==> flow/design.v <==
module incrementerby4(clk, en, rst, ld, ld_data, out);
    input clk, en, rst, ld;
    output reg [7:0] out;
    input [7:0] ld_data;
    always @(posedge clk) begin
        if (rst) begin
            out <= ld_data;
        end
        else if (ld) begin
            out <= ld_data;
        end 
        else if (en) begin
            out <= out + 4;
        end
    end
endmodule
module adder (a, b, out);
    input [7:0] a, b;
    output [7:0] out;
    assign out = a + b;    
endmodule
module adder12 (a, b, out);
    input [11:0] a, b;
    output [11:0] out;
    assign out = a + b;    
endmodule
module buffer_4 (clk, wr_en, wr_adr, wr_data, rd_adr, rd_data);
    parameter SIZE = 16;
    input clk, wr_en;
    input [7:0] wr_adr, rd_adr;
    input [31:0] wr_data;
    output [7:0] rd_data;
    reg [7:0] mem [0:SIZE-1];
    assign rd_data = mem[rd_adr];
    always @(posedge clk) begin
        if (wr_en) begin
            mem[wr_adr] <= wr_data[31 : 24];
            mem[wr_adr + 1] <= wr_data[23 : 16];
            mem[wr_adr + 2] <= wr_data[15 : 8];
            mem[wr_adr + 3] <= wr_data[7 : 0];
        end
    end
endmodule
module buffer_8 (clk, wr_en, wr_adr, wr_data, rd_adr, rd_data);
    parameter SIZE = 64;
    input clk, wr_en;
    input [7:0] wr_adr, rd_adr;
    input [31:0] wr_data;
    output [31:0] rd_data;
    reg [7:0] mem [0:SIZE-1];
    assign rd_data = {mem[rd_adr], mem[rd_adr + 1], mem[rd_adr + 2], mem[rd_adr + 3]};
    always @(posedge clk) begin
        if (wr_en) begin
            mem[wr_adr] <= wr_data[31 : 24];
            mem[wr_adr + 1] <= wr_data[23 : 16];
            mem[wr_adr + 2] <= wr_data[15 : 8];
            mem[wr_adr + 3] <= wr_data[7 : 0];
        end
    end
endmodule
module counter #(parameter MAX_COUNT = 16)(clk, rst, en, carry, count);
    input clk, rst, en;
    output reg carry;
    output reg [7:0] count;
    always @(posedge clk) begin
        if (rst) begin
            count <= 0;
        end
        else if (en) begin
            if (count == MAX_COUNT - 1) begin
                count <= 0;
            end
            else begin
                count <= count + 1;
            end
        end
    end
    assign carry = (count == MAX_COUNT - 1);
endmodule
module decoder (a, out);
    parameter N = 4;
    input [7:0] a;
    output reg [N-1:0] out;
    reg [N-1:0] i;
    always @(*) begin
        for (i = 0; i < N; i = i + 1) begin
            if (i == a) begin
                out[i] = 1;
            end
            else begin
                out[i] = 0;
            end
        end
    end
endmodule
module multiplier (a, b, out);
    input [7:0] a, b;
    wire [15:0] result;
    assign result = a * b;
    output [7:0] out;
    assign out = {result[15:8]};
endmodule
module mux2_1 (a, b, sel, out);
    input [7:0] a, b;
    input sel;
    output [7:0] out;
    assign out = sel ? a : b;
endmodule
module register1word(clk, en, rst, write_data, out);
    input clk, en, rst;
    input [11:0] write_data;
    output reg [11:0] out;
    always @(posedge clk) begin
        if (rst) begin
            out <= 0;
        end else if (en) begin
            out <= write_data;
        end
    end
endmodule
module register4word(clk, en, rst, addr, write_data, out);
    input clk, en, rst;
    input [7:0] addr;
    input [7:0] write_data;
    reg [7:0] data [0:3];
    output [31:0] out;
    always @(posedge clk) begin
        if (rst) begin
            data[0] <= 0;
            data[1] <= 0;
            data[2] <= 0;
            data[3] <= 0;
        end 
        else if (en) begin
            data[addr] <= write_data;
        end
    end
    assign out = {data[0], data[1], data[2], data[3]};
endmodule
module mac (clk, rst, rst_acc, acc_en, img_pixel, filter_value, out);
    input clk, rst, rst_acc, acc_en;
    input [7:0] img_pixel, filter_value;
    output [7:0] out;
    wire [11:0] acc_out, acc_in;
    wire [7:0] mult_res;
    multiplier mult(img_pixel, filter_value, mult_res);
    adder12 addr4({4'b0000, mult_res}, acc_out, acc_in);
    register1word acc(clk, acc_en, rst | rst_acc, acc_in, acc_out);
    assign out = acc_out[11:4];
endmodule
module PE (clk, rst, rst_acc, rst_res_reg, res_buffer_en, acc_en,
           img_pixel, filter_value, res_index, out);
    input clk, rst, rst_acc, rst_res_reg, acc_en, res_buffer_en;
    input [7:0] img_pixel, filter_value, res_index;
    output [31:0] out;
    wire [7:0] mac_out;
    mac mac1 (clk, rst, rst_acc, acc_en, img_pixel, filter_value, mac_out);
    register4word res_buffer(clk, res_buffer_en, rst | rst_res_reg, res_index, mac_out, out);
endmodule
module controller(clk, reset, start, co_cntr16_img, co_cntr4_filter, co_cntr_filters,
                 co_cntr43, co_row_cntr, co_col_cntr, co_cntr16, co_cntr_reg4, co_cntr13, cntr43_res,
                 rst, rst_acc, rst_res_reg, mem_en, cntr16_img_en, cntr_filters_en, cntr4_filter_en, wr_file, adr_sel, mem_offset_sel, filter_wr_en,
                 img_wr_en, row_cntr_en, col_cntr_en, cntr43_en, cntr16_en, img_slice_en, acc_en, cntr_reg4_en, res_buffer_en,
                 cntr13_en, inc_en, inc_ld, done);
    input clk, reset, start;
    output reg rst, mem_en, cntr16_img_en, cntr_filters_en, cntr4_filter_en, adr_sel, filter_wr_en, wr_file;
    output reg img_wr_en, row_cntr_en, col_cntr_en, cntr43_en, cntr16_en, img_slice_en, acc_en, cntr_reg4_en, res_buffer_en;
    output reg cntr13_en, inc_en, inc_ld, done, rst_acc, rst_res_reg;
    output reg[1:0] mem_offset_sel;
    input co_cntr16_img, co_cntr4_filter, co_cntr_filters, co_cntr43, co_row_cntr, co_col_cntr, co_cntr16, co_cntr_reg4, co_cntr13;
    input [7:0] cntr43_res;
    reg[3:0] ns;
    reg[3:0] ps;
    always @(*) begin
        case(ps)
            4'b0000:   ns <= ~start ? 4'b0000 : 4'b0001;
            4'b0001:   ns <= start ? 4'b0001 : 4'b0010;
            4'b0010:   ns <= ~co_cntr4_filter ? 4'b0010 : 4'b1011;
            4'b1011:   ns <= ~co_cntr_filters ? 4'b0010 : 4'b0011;
            4'b0011:   ns <= ~co_cntr16_img ? 4'b0011 : 4'b0100;
            4'b0100:   ns <= ~co_row_cntr ? 4'b0100 : 4'b0101;
            4'b0101:   ns <= ~co_cntr16 ? 4'b0101 : 4'b0110;
            4'b0110 :  ns <= (cntr43_res == 42 || co_cntr_reg4) ? 4'b0111 : 4'b1010;
            4'b0111 : ns <= co_cntr43 ? 4'b1001 : 4'b1010;
            4'b1010 : ns <= ~co_cntr13 ? 4'b0100 : 4'b1000;
            4'b1000 : ns <= 4'b0011; 
            4'b1001: ns <= 4'b0000;
            default: ns <= 4'b0000;
        endcase
    end
    always @(*) begin
        {rst, mem_en, cntr16_img_en, cntr_filters_en, cntr4_filter_en, adr_sel, filter_wr_en,
        img_wr_en, row_cntr_en, col_cntr_en, cntr43_en, cntr16_en, img_slice_en, acc_en,
        cntr_reg4_en, res_buffer_en, cntr13_en, inc_en, inc_ld, done, mem_offset_sel, wr_file, rst_acc, rst_res_reg} = 0;
        case(ps)
            4'b0001:begin  rst = 1; inc_ld = 1;   end
            4'b0010: begin cntr4_filter_en = 1; adr_sel = 1; filter_wr_en = 1; mem_offset_sel = 0; end
            4'b0011 : begin  cntr16_img_en = 1; img_wr_en = 1; mem_offset_sel = 1;  end
            4'b1011: begin cntr_filters_en = 1; end
            4'b0100: begin row_cntr_en = 1; img_slice_en = 1; end
            4'b0101: begin acc_en = 1; cntr16_en = 1; end
            4'b0110: begin cntr_reg4_en = 1; res_buffer_en = 1; rst_acc = 1;end
            4'b0111: begin mem_en = 1; cntr43_en = 1; mem_offset_sel = 2; rst_res_reg = 1; end
            4'b1010: begin col_cntr_en = 1; cntr13_en = 1; end
            4'b1000: begin inc_en = 1; end
            4'b1001: begin done = 1; wr_file = 1; end
        endcase
    end
    always @(posedge clk) begin
         if (reset)
             ps <= 4'b0000;
         else
             ps <= ns;
     end
endmodule
module datapath(clk, rst, x, y, z, rst_acc, rst_res_reg, mem_en, cntr16_img_en, cntr_filters_en,
          cntr4_filter_en, filter_wr_en, img_wr_en, cntr43_en, row_cntr_en,
          col_cntr_en, cntr16_en, img_slice_en, acc_en, cntr_reg4_en, res_buffer_en, cntr13_en,
          inc_en, inc_ld, wr_file, adr_sel, mem_offset_sel, co_cntr16_img,
          co_cntr4_filter, co_cntr_filters, co_cntr43, co_row_cntr, co_col_cntr, co_cntr16, co_cntr_reg4, co_cntr13, cntr43_res,
          mem_rd_adr, mem_rd_data, out_we, out_adr, out_data);
    parameter NUM_FILTERS = 4;
    input clk, rst, mem_en, cntr16_img_en, cntr_filters_en, cntr4_filter_en, adr_sel, filter_wr_en, wr_file;
    input img_wr_en, row_cntr_en, col_cntr_en, cntr43_en, cntr16_en, img_slice_en, acc_en, cntr_reg4_en, res_buffer_en;
    input cntr13_en, inc_en, inc_ld, rst_acc, rst_res_reg;
    input [1:0] mem_offset_sel;
    input [7:0] x,y,z;
    output co_cntr16_img, co_cntr4_filter, co_cntr_filters, co_cntr43, co_row_cntr, co_col_cntr, co_cntr16, co_cntr_reg4, co_cntr13;
    output [7:0] cntr43_res;
    output [7:0] mem_rd_adr;
    input [31:0] mem_rd_data;
    output out_we;
    output [7:0] out_adr;
    output [32*NUM_FILTERS-1:0] out_data;
    wire[NUM_FILTERS - 1: 0] filters_wr_en;
    wire [7:0] mem_wr_adr, mem_offset_out, cntr4_filter_res, cntr16_img_res, mem_cntr_res;
    wire [7:0] img_rd_adr, row_cntr_res, col_cntr_res, cntr16_res, img_slice_rd_data;
    wire [7:0] mult_res, cntr_reg4_res, cntr13_res, x_offset;
    wire [31:0] img_rd_data;
    wire [7:0] filters_rd_data[0:NUM_FILTERS-1], filter_adr, cntr_filters_res, mem_filter_adr;
    assign out_we = mem_en;
    assign out_adr = mem_wr_adr;
    assign mem_offset_out = (mem_offset_sel == 0) ? y :
                            (mem_offset_sel == 1) ? x_offset :
                            (mem_offset_sel == 2) ? z : 0;
    counter #(NUM_FILTERS) cntr_filters(clk, rst, cntr_filters_en, co_cntr_filters, cntr_filters_res);
    decoder #(NUM_FILTERS) dcdr(cntr_filters_res, filters_wr_en);
    counter #(4) cntr4_filter (clk, rst, cntr4_filter_en, co_cntr4_filter, cntr4_filter_res);
    counter #(16) cntr16_img (clk, rst, cntr16_img_en, co_cntr16_img, cntr16_img_res);
    mux2_1 mux(mem_filter_adr, cntr16_img_res, adr_sel, mem_cntr_res);
    adder addr1(mem_offset_out, mem_cntr_res, mem_rd_adr);
    adder addr5(cntr4_filter_res, cntr_filters_res << 2, mem_filter_adr);
    genvar i;
    generate
        for (i = 0; i < NUM_FILTERS; i = i + 1) begin : gen_filters
            buffer_4 filter_buffer(clk, filters_wr_en[i] & filter_wr_en, cntr4_filter_res << 2, mem_rd_data, cntr16_res, filters_rd_data[i]);
            PE pe(clk, rst, rst_acc, rst_res_reg, res_buffer_en, acc_en,
                  img_slice_rd_data, filters_rd_data[i], cntr_reg4_res, out_data[32*i +: 32]);
        end
    endgenerate
    buffer_8 img_buffer(clk, img_wr_en, cntr16_img_res << 2, mem_rd_data, img_rd_adr, img_rd_data);
    counter #(43) cntr43 (clk, rst, cntr43_en, co_cntr43, cntr43_res);
    adder addr2(cntr43_res, mem_offset_out, mem_wr_adr);
    counter #(4) row_cntr (clk, rst, row_cntr_en, co_row_cntr, row_cntr_res);
    counter #(13) col_cntr (clk, rst, col_cntr_en, co_col_cntr, col_cntr_res);
    adder addr3(row_cntr_res << 4, col_cntr_res, img_rd_adr);
    counter #(16) cntr16 (clk, rst, cntr16_en, co_cntr16, cntr16_res);
    buffer_4 img_slice(clk, img_slice_en, row_cntr_res << 2, img_rd_data, cntr16_res, img_slice_rd_data);
    counter #(4) cntr_reg4 (clk, rst, cntr_reg4_en, co_cntr_reg4, cntr_reg4_res);
    counter #(13) cntr13 (clk, rst, cntr13_en, co_cntr13, cntr13_res);
    incrementerby4 inc(clk, inc_en, rst, inc_ld, x, x_offset);
endmodule
module convolution(clk, reset, start, x, y, z, done, mem_rd_adr, mem_rd_data, out_we, out_adr, out_data);
    parameter NUM_FILTERS = 4;
    input clk, reset, start;
    output [7:0] mem_rd_adr;
    input [31:0] mem_rd_data;
    output out_we;
    output [7:0] out_adr;
    output [32*NUM_FILTERS-1:0] out_data;
    input [7:0] x, y, z;
    output done;
    wire rst, rst_acc, mem_en, cntr16_img_en, cntr_filters_en, cntr4_filter_en, adr_sel, filter_wr_en, rst_res_reg;
    wire img_wr_en, row_cntr_en, col_cntr_en, cntr43_en, cntr16_en, img_slice_en, acc_en, cntr_reg4_en, res_buffer_en;
    wire cntr13_en, inc_en, inc_ld, wr_file;
    wire [1:0] mem_offset_sel;
    wire co_cntr16_img, co_cntr4_filter, co_cntr_filters, co_cntr43, co_row_cntr, co_col_cntr, co_cntr16, co_cntr_reg4, co_cntr13;
    wire [7:0] cntr43_res;
    datapath #(NUM_FILTERS) dp(clk, rst, x, y, z, rst_acc, rst_res_reg, mem_en, cntr16_img_en, cntr_filters_en, cntr4_filter_en, filter_wr_en, img_wr_en, cntr43_en, row_cntr_en,
          col_cntr_en, cntr16_en, img_slice_en, acc_en, cntr_reg4_en, res_buffer_en, cntr13_en,
          inc_en, inc_ld, wr_file, adr_sel, mem_offset_sel, co_cntr16_img,
          co_cntr4_filter, co_cntr_filters, co_cntr43, co_row_cntr, co_col_cntr, co_cntr16, co_cntr_reg4, co_cntr13, cntr43_res,
          mem_rd_adr, mem_rd_data, out_we, out_adr, out_data);
    controller cu(clk, reset, start, co_cntr16_img, co_cntr4_filter, co_cntr_filters, co_cntr43, co_row_cntr, co_col_cntr,
                 co_cntr16, co_cntr_reg4, co_cntr13, cntr43_res,
                 rst, rst_acc, rst_res_reg, mem_en, cntr16_img_en, cntr_filters_en, cntr4_filter_en, wr_file, adr_sel, mem_offset_sel, filter_wr_en,
                 img_wr_en, row_cntr_en, col_cntr_en, cntr43_en, cntr16_en, img_slice_en, acc_en, cntr_reg4_en, res_buffer_en,
                 cntr13_en, inc_en, inc_ld, done);
endmodule
* Tool chain data of convolution
What the tools print for convolution, step after step.
Line numbers count from 1 in the design file above.
Library cell names are shortened.
The mark n/a stands for no value.
- Top :: convolution
- Clock input :: clk
- Library :: sky130hd
- Corner :: tt_025C_1v80

* After elaboration
Yosys after proc, flatten, opt, wreduce and memory -nomap, before mapping. Print and check cells are not counted.
Yosys's memory passes give these memory sizes; they may raise the number of words (mostly to a power of two), join words into wider ones and drop unused or constant bits.
- Bits in registers :: 132
- Bits in latches :: 0
- Memory bits (writable) :: 1280
- ROM bits :: 400
- Memories :: 11
- Input port bits :: 59
- Output and inout bits :: 146
- Elaborated cells :: 220
- Add/subtract/negate cells :: 30
- $mul :: 4
- Div/mod/pow operators :: 0
- Magnitude comparators :: 0
- Eq/ne operators :: 24
- Shift-type cells :: 0
- Mux-type cells :: 121
- Bitwise operators :: 6
- Reductions and logical operators :: 9
** Memory list
- dp.img_buffer.mem :: depth 64, width 8, RTL line 50 : reg [7:0] mem [0:SIZE-1];
- (name not given) :: depth 16, width 25, RTL line 195 : case(ps)
- dp.gen_filters[0].filter_buffer.mem :: depth 16, width 8, RTL line 33 : reg [7:0] mem [0:SIZE-1];
- dp.gen_filters[1].filter_buffer.mem :: depth 16, width 8, RTL line 33
- dp.gen_filters[2].filter_buffer.mem :: depth 16, width 8, RTL line 33
- dp.gen_filters[3].filter_buffer.mem :: depth 16, width 8, RTL line 33
Further memories, not shown: 5.
** Operator list (count)
- 8-bit by 8-bit multiplier with 16-bit output :: 4
- 8-bit two-way mux :: 52
- 4-bit two-way mux :: 34
- 8-bit by 1-bit adder with 8-bit output (second input constant) :: 9
- 8-bit by 12-bit adder with 12-bit output :: 4
- 4-bit case mux with 11-bit select :: 1
- 8-bit by 2-bit == test with 1-bit output (second input constant) :: 4
- 8-bit by 4-bit == test with 1-bit output (second input constant) :: 4
- 8-bit OR reduction :: 4
- 6-bit by 2-bit adder with 6-bit output (second input constant) :: 4
- 8-bit adder :: 3
- 6-bit two-way mux :: 4
- 1-bit two-way mux :: 20
- 2-bit two-way mux :: 9
- 2-bit by 8-bit == test with 1-bit output (first input constant) :: 2
- 4-bit by 2-bit adder with 4-bit output (second input constant) :: 4
- 4-bit by 3-bit == test with 1-bit output (second input constant) :: 4
- 4-bit == test (second input constant) :: 3
- 6-bit by 1-bit adder with 6-bit output (second input constant) :: 2
- 1-bit by 8-bit == test with 1-bit output (first input constant) :: 1
- 4-bit by 1-bit adder with 4-bit output (second input constant) :: 2
- 4-bit by 2-bit == test with 1-bit output (second input constant) :: 2
- 8-bit by 3-bit adder with 8-bit output (second input constant) :: 1
- 8-bit by 6-bit == test with 1-bit output (second input constant) :: 1
- 8-bit logical NOT :: 1
- 6-bit adder :: 1
- 1-bit bitwise AND :: 4
- 4-bit by 1-bit == test with 1-bit output (second input constant) :: 1
Other operator kinds: 8; their cells: 9.

* Depth
Depth = most cells in a row (Yosys ltp): at word level without a register or memory, in the mapped netlist without a sequential cell, where the memories' decode and read muxes count.
- Word-level depth :: 5
- ABC_AREA :: 0
- Mapped depth :: 39
- Depth with buffers taken out :: 32

* Mapped cells and area
Yosys stat after the flow's synthesis: flattened, memories mapped to cells. It holds for the ABC_AREA given above (unset counts as 0); a run with the other value may have another netlist.
** Cells by type
- edfxtp_1 :: count 1288, total area 3.87E+04 sq um
- mux4_2 :: count 806, total area 1.82E+04 sq um
- fa_1 :: count 147, total area 2.94E+03 sq um
- dfxtp_1 :: count 139, total area 2.78E+03 sq um
- ha_1 :: count 213, total area 2.67E+03 sq um
- nor2_1 :: count 386, total area 1448.89 sq um
- mux2i_1 :: count 81, total area 810.778 sq um
- inv_1 :: count 211, total area 792.01 sq um
- xnor2_1 :: count 90, total area 788.256 sq um
- nand2_1 :: count 203, total area 761.981 sq um
- clkbuf_1 :: count 185, total area 694.416 sq um
- and2_1 :: count 103, total area 644.368 sq um
- xor2_1 :: count 60, total area 525.504 sq um
- a21oi_1 :: count 95, total area 475.456 sq um
- and3_1 :: count 63, total area 394.128 sq um
- or2_2 :: count 50, total area 312.8 sq um
- nand3_1 :: count 59, total area 295.283 sq um
- o21ai_0 :: count 58, total area 290.278 sq um
Not listed: further types 53, cells in them 401.
- Cell count :: 4638
- Mapped area :: 76140.5 sq um
- Sequential area :: 41459.8 sq um
- Mapped flip-flops :: 1427
- Buffer cells :: 279
By module: a second synthesis without flattening, with its own total; a netlist apart from the flattened one above.
- Cells (unflattened synthesis) :: 11758
- Area total of the unflattened synthesis :: 118486.1 sq um
Rows give one instance, submodules left out.
** Modules
- buffer_8 :: instances 1, cells 4854, area 48886.9 sq um, sequential area 15374.7 sq um
- buffer_4 :: instances 5, cells 911, area 9241.4 sq um, sequential area 3843.7 sq um
- multiplier :: instances 4, cells 237, area 2023.2 sq um, sequential area 0.0 sq um
- register4word :: instances 4, cells 74, area 1260.0 sq um, sequential area 960.9 sq um
- adder12 :: instances 4, cells 59, area 503.0 sq um, sequential area 0.0 sq um
- register1word :: instances 4, cells 38, area 420.4 sq um, sequential area 240.2 sq um
- counter (MAX_COUNT=4) :: instances 4, cells 41, area 374.1 sq um, sequential area 160.2 sq um
- adder :: instances 4, cells 42, area 331.6 sq um, sequential area 0.0 sq um
- controller :: instances 1, cells 90, area 935.9 sq um, sequential area 300.3 sq um
- counter (MAX_COUNT=13) :: instances 2, cells 41, area 385.4 sq um, sequential area 160.2 sq um
- counter (MAX_COUNT=16) :: instances 2, cells 42, area 385.4 sq um, sequential area 160.2 sq um
- incrementerby4 :: instances 1, cells 33, area 394.1 sq um, sequential area 240.2 sq um
- counter (MAX_COUNT=43) :: instances 1, cells 41, area 384.1 sq um, sequential area 160.2 sq um
- datapath (NUM_FILTERS=4) :: instances 1, cells 26, area 234.0 sq um, sequential area 0.0 sq um
Modules not listed: 5.

* Timing after synthesis
Path of least setup slack by OpenSTA after synthesis, without wires, with an ideal clock, recovery checks aside; 20% of the period is set as input and as output delay. Where synthesis merged equal registers, the netlist keeps one of their names.
- Path kind :: reg2reg
- Start :: reg (name not given)
- End :: reg dp.gen_filters[3].pe.mac1.acc.out[8]
- Clock period :: 9.0 ns
- Library setup time :: 0.128 ns
- Time at the first pin :: 0.000 ns
- Arrival :: 7.983 ns
- Data required time :: 8.872 ns
- Setup slack :: 0.889 ns
- Path delay :: 8.111 ns
- Stages on the path :: 38
- Buffers on the path :: 7
- Period reached after synthesis :: 8.111 ns
"path delay" = arrival - input delay + setup time.
"stages on the path": output pins that drive a net of the path, with the launching flip-flop's if there is one; two outputs of one cell count as two.
"period reached after synthesis" is the clock period less the worst setup slack; recovery checks do not enter. This is arithmetic on one report: input and output delays are still those of the set period (20% each).
- Cells stage by stage :: dfxtp_1 -> buf_6 -> buf_6 -> buf_6 -> buf_6 -> buf_2 -> buf_2 -> mux4_2 -> nand2_1 -> nand2_1 -> o21ai_1 -> clkbuf_1 -> nor2_1 -> fa_1 -> inv_1 -> fa_1 -> fa_1 -> fa_1 -> [2 not listed] -> nand3_1 -> or4_1 -> a2111o_1 -> nand2_1 -> a21oi_1 -> xnor2_1 -> ha_1 -> inv_1 -> fa_1 -> nor2b_1 -> o21ai_0 -> a21boi_0 -> o21ai_0 -> a21boi_0 -> o21ai_0 -> a21oi_1 -> xnor2_1 -> nor2_1
** RTL lines, path post-synthesis
- end, assigned :: RTL line 115 : out <= 0;
- end, assigned :: RTL line 117 : out <= write_data;
- end, declared :: RTL line 112 : output reg [11:0] out;
Chain of elaborated cells between the ends: none given.

* Path in the finished layout
From the final timing report of stored run 1: the path of least setup slack in the routed layout; clock arrival at registers is part of the times.
- Path kind :: reg2reg
- Start :: reg (name not given)
- End :: reg dp.gen_filters[3].pe.mac1.acc.out[8]
- Clock period :: 8.27 ns
- Library setup time :: 0.15 ns
- Time at the first pin :: 0.80 ns
- Arrival :: 8.32 ns
- Data required time :: 8.92 ns
- Setup slack :: 0.60 ns
- Stages on the path :: 33
- Buffers on the path :: 4
- Cells stage by stage :: dfxtp_4 -> buf_12 -> buf_12 -> buf_4 -> mux4_2 -> nand2_1 -> nand3_1 -> o21ai_1 -> buf_4 -> or2_2 -> fa_1 -> fa_1 -> inv_1 -> fa_1 -> inv_1 -> fa_1 -> inv_1 -> ha_1 -> or2_2 -> a21oi_1 -> a21oi_1 -> a21o_1 -> xor2_1 -> ha_1 -> nor2b_1 -> o21ai_0 -> a21boi_0 -> o21ai_0 -> a21boi_0 -> o21ai_0 -> a21oi_1 -> xnor2_1 -> nor2_1
** RTL lines, path post-layout
- end, assigned :: RTL line 115 : out <= 0;
- end, assigned :: RTL line 117 : out <= write_data;
- end, declared :: RTL line 112 : output reg [11:0] out;
Chain of elaborated cells between the ends: none given.

Wiki page: convolution / flow data

Flow measurements of convolution on sky130hd: 2 stored runs with different settings, listed in no order. Input and output delays are each 20% of the period that was set; the output load is 0.01 pF.
"period reached" is the run's clock period less its worst setup slack. It is reckoned from that one timing run; input and output delays stay at 20% of the period that was set.
"time of the worst setup path" = time allowed to the worst setup path (clock period - input delay - output delay, where it has them) - its slack; a late launch clock adds to it, a late capture clock takes from it.
"power": no workload was simulated; the value follows from the tool's default switching activity.

* Stored run 1
** Files
==> flow/run.sh <==
#!/bin/bash
# the make line also repeats the synthesis and layout settings of config.mk as NAME=value (left out here)
make -C /OpenROAD-flow-scripts/flow DESIGN_CONFIG=/design/flow/config.mk WORK_HOME=/design/flow/orfs CLKGATE_MAP_FILE= finish
==> flow/config.mk <==
export PLATFORM = sky130hd
export DESIGN_NAME = convolution
export DESIGN_NICKNAME = convolution
export VERILOG_FILES = /design/flow/design.v
export SDC_FILE = /design/flow/constraint.sdc
export NUM_CORES = 4
export LEC_CHECK = 0
export CAP_MARGIN = 20
export CORE_MARGIN = 2
export CORE_UTILIZATION = 40
export SLEW_MARGIN = 20
==> flow/constraint.sdc <==
create_clock -name core_clock -period 8.27 [get_ports {clk}]
set_input_delay 1.6540 -clock core_clock [delete_from_list [all_inputs] [get_ports {clk}]]
set_output_delay 1.6540 -clock core_clock [all_outputs]
set_load 0.01 [all_outputs]
** Results
- Synthesized cell area :: 76140.5 sq um
- Period reached :: 7.671 ns
- Standard-cell area after layout :: 87418.8 sq um
- Time of the worst setup path :: 7.67 ns
- Worst setup path type :: reg2reg
- Die size :: 193855.0 sq um
- Power :: 15.521 mW
- Setup total negative slack :: 0.000 ns
- Lowest hold slack :: 0.496 ns
- Setup slack of the worst path :: 0.599 ns
- Final design utilization :: 46.1 %

* Stored run 2
** Files
==> flow/run.sh <==
#!/bin/bash
# the make line also repeats the synthesis and layout settings of config.mk as NAME=value (left out here)
make -C /OpenROAD-flow-scripts/flow DESIGN_CONFIG=/design/flow/config.mk WORK_HOME=/design/flow/orfs CLKGATE_MAP_FILE= finish
==> flow/config.mk <==
export PLATFORM = sky130hd
export DESIGN_NAME = convolution
export DESIGN_NICKNAME = convolution
export VERILOG_FILES = /design/flow/design.v
export SDC_FILE = /design/flow/constraint.sdc
export NUM_CORES = 4
export LEC_CHECK = 0
export ABC_AREA = 1
export CAP_MARGIN = 20
export CORE_MARGIN = 7
export CORE_UTILIZATION = 40
export GPL_TIMING_DRIVEN = 0
export PLACE_DENSITY = 0.85
export SLEW_MARGIN = 20
==> flow/constraint.sdc <==
create_clock -name core_clock -period 8.6 [get_ports {clk}]
set_input_delay 1.7200 -clock core_clock [delete_from_list [all_inputs] [get_ports {clk}]]
set_output_delay 1.7200 -clock core_clock [all_outputs]
set_load 0.01 [all_outputs]
** Results
- Die size :: 205399.0 sq um
- Final design utilization :: 48.3 %
- Setup total negative slack :: 0.000 ns
- Synthesized cell area :: 77162.8 sq um
- Setup slack of the worst path :: 0.294 ns
- Lowest hold slack :: 0.471 ns
- Time of the worst setup path :: 8.31 ns
- Worst setup path type :: reg2reg
- Standard-cell area after layout :: 92752.7 sq um
- Period reached :: 8.306 ns
- Power :: 15.828 mW
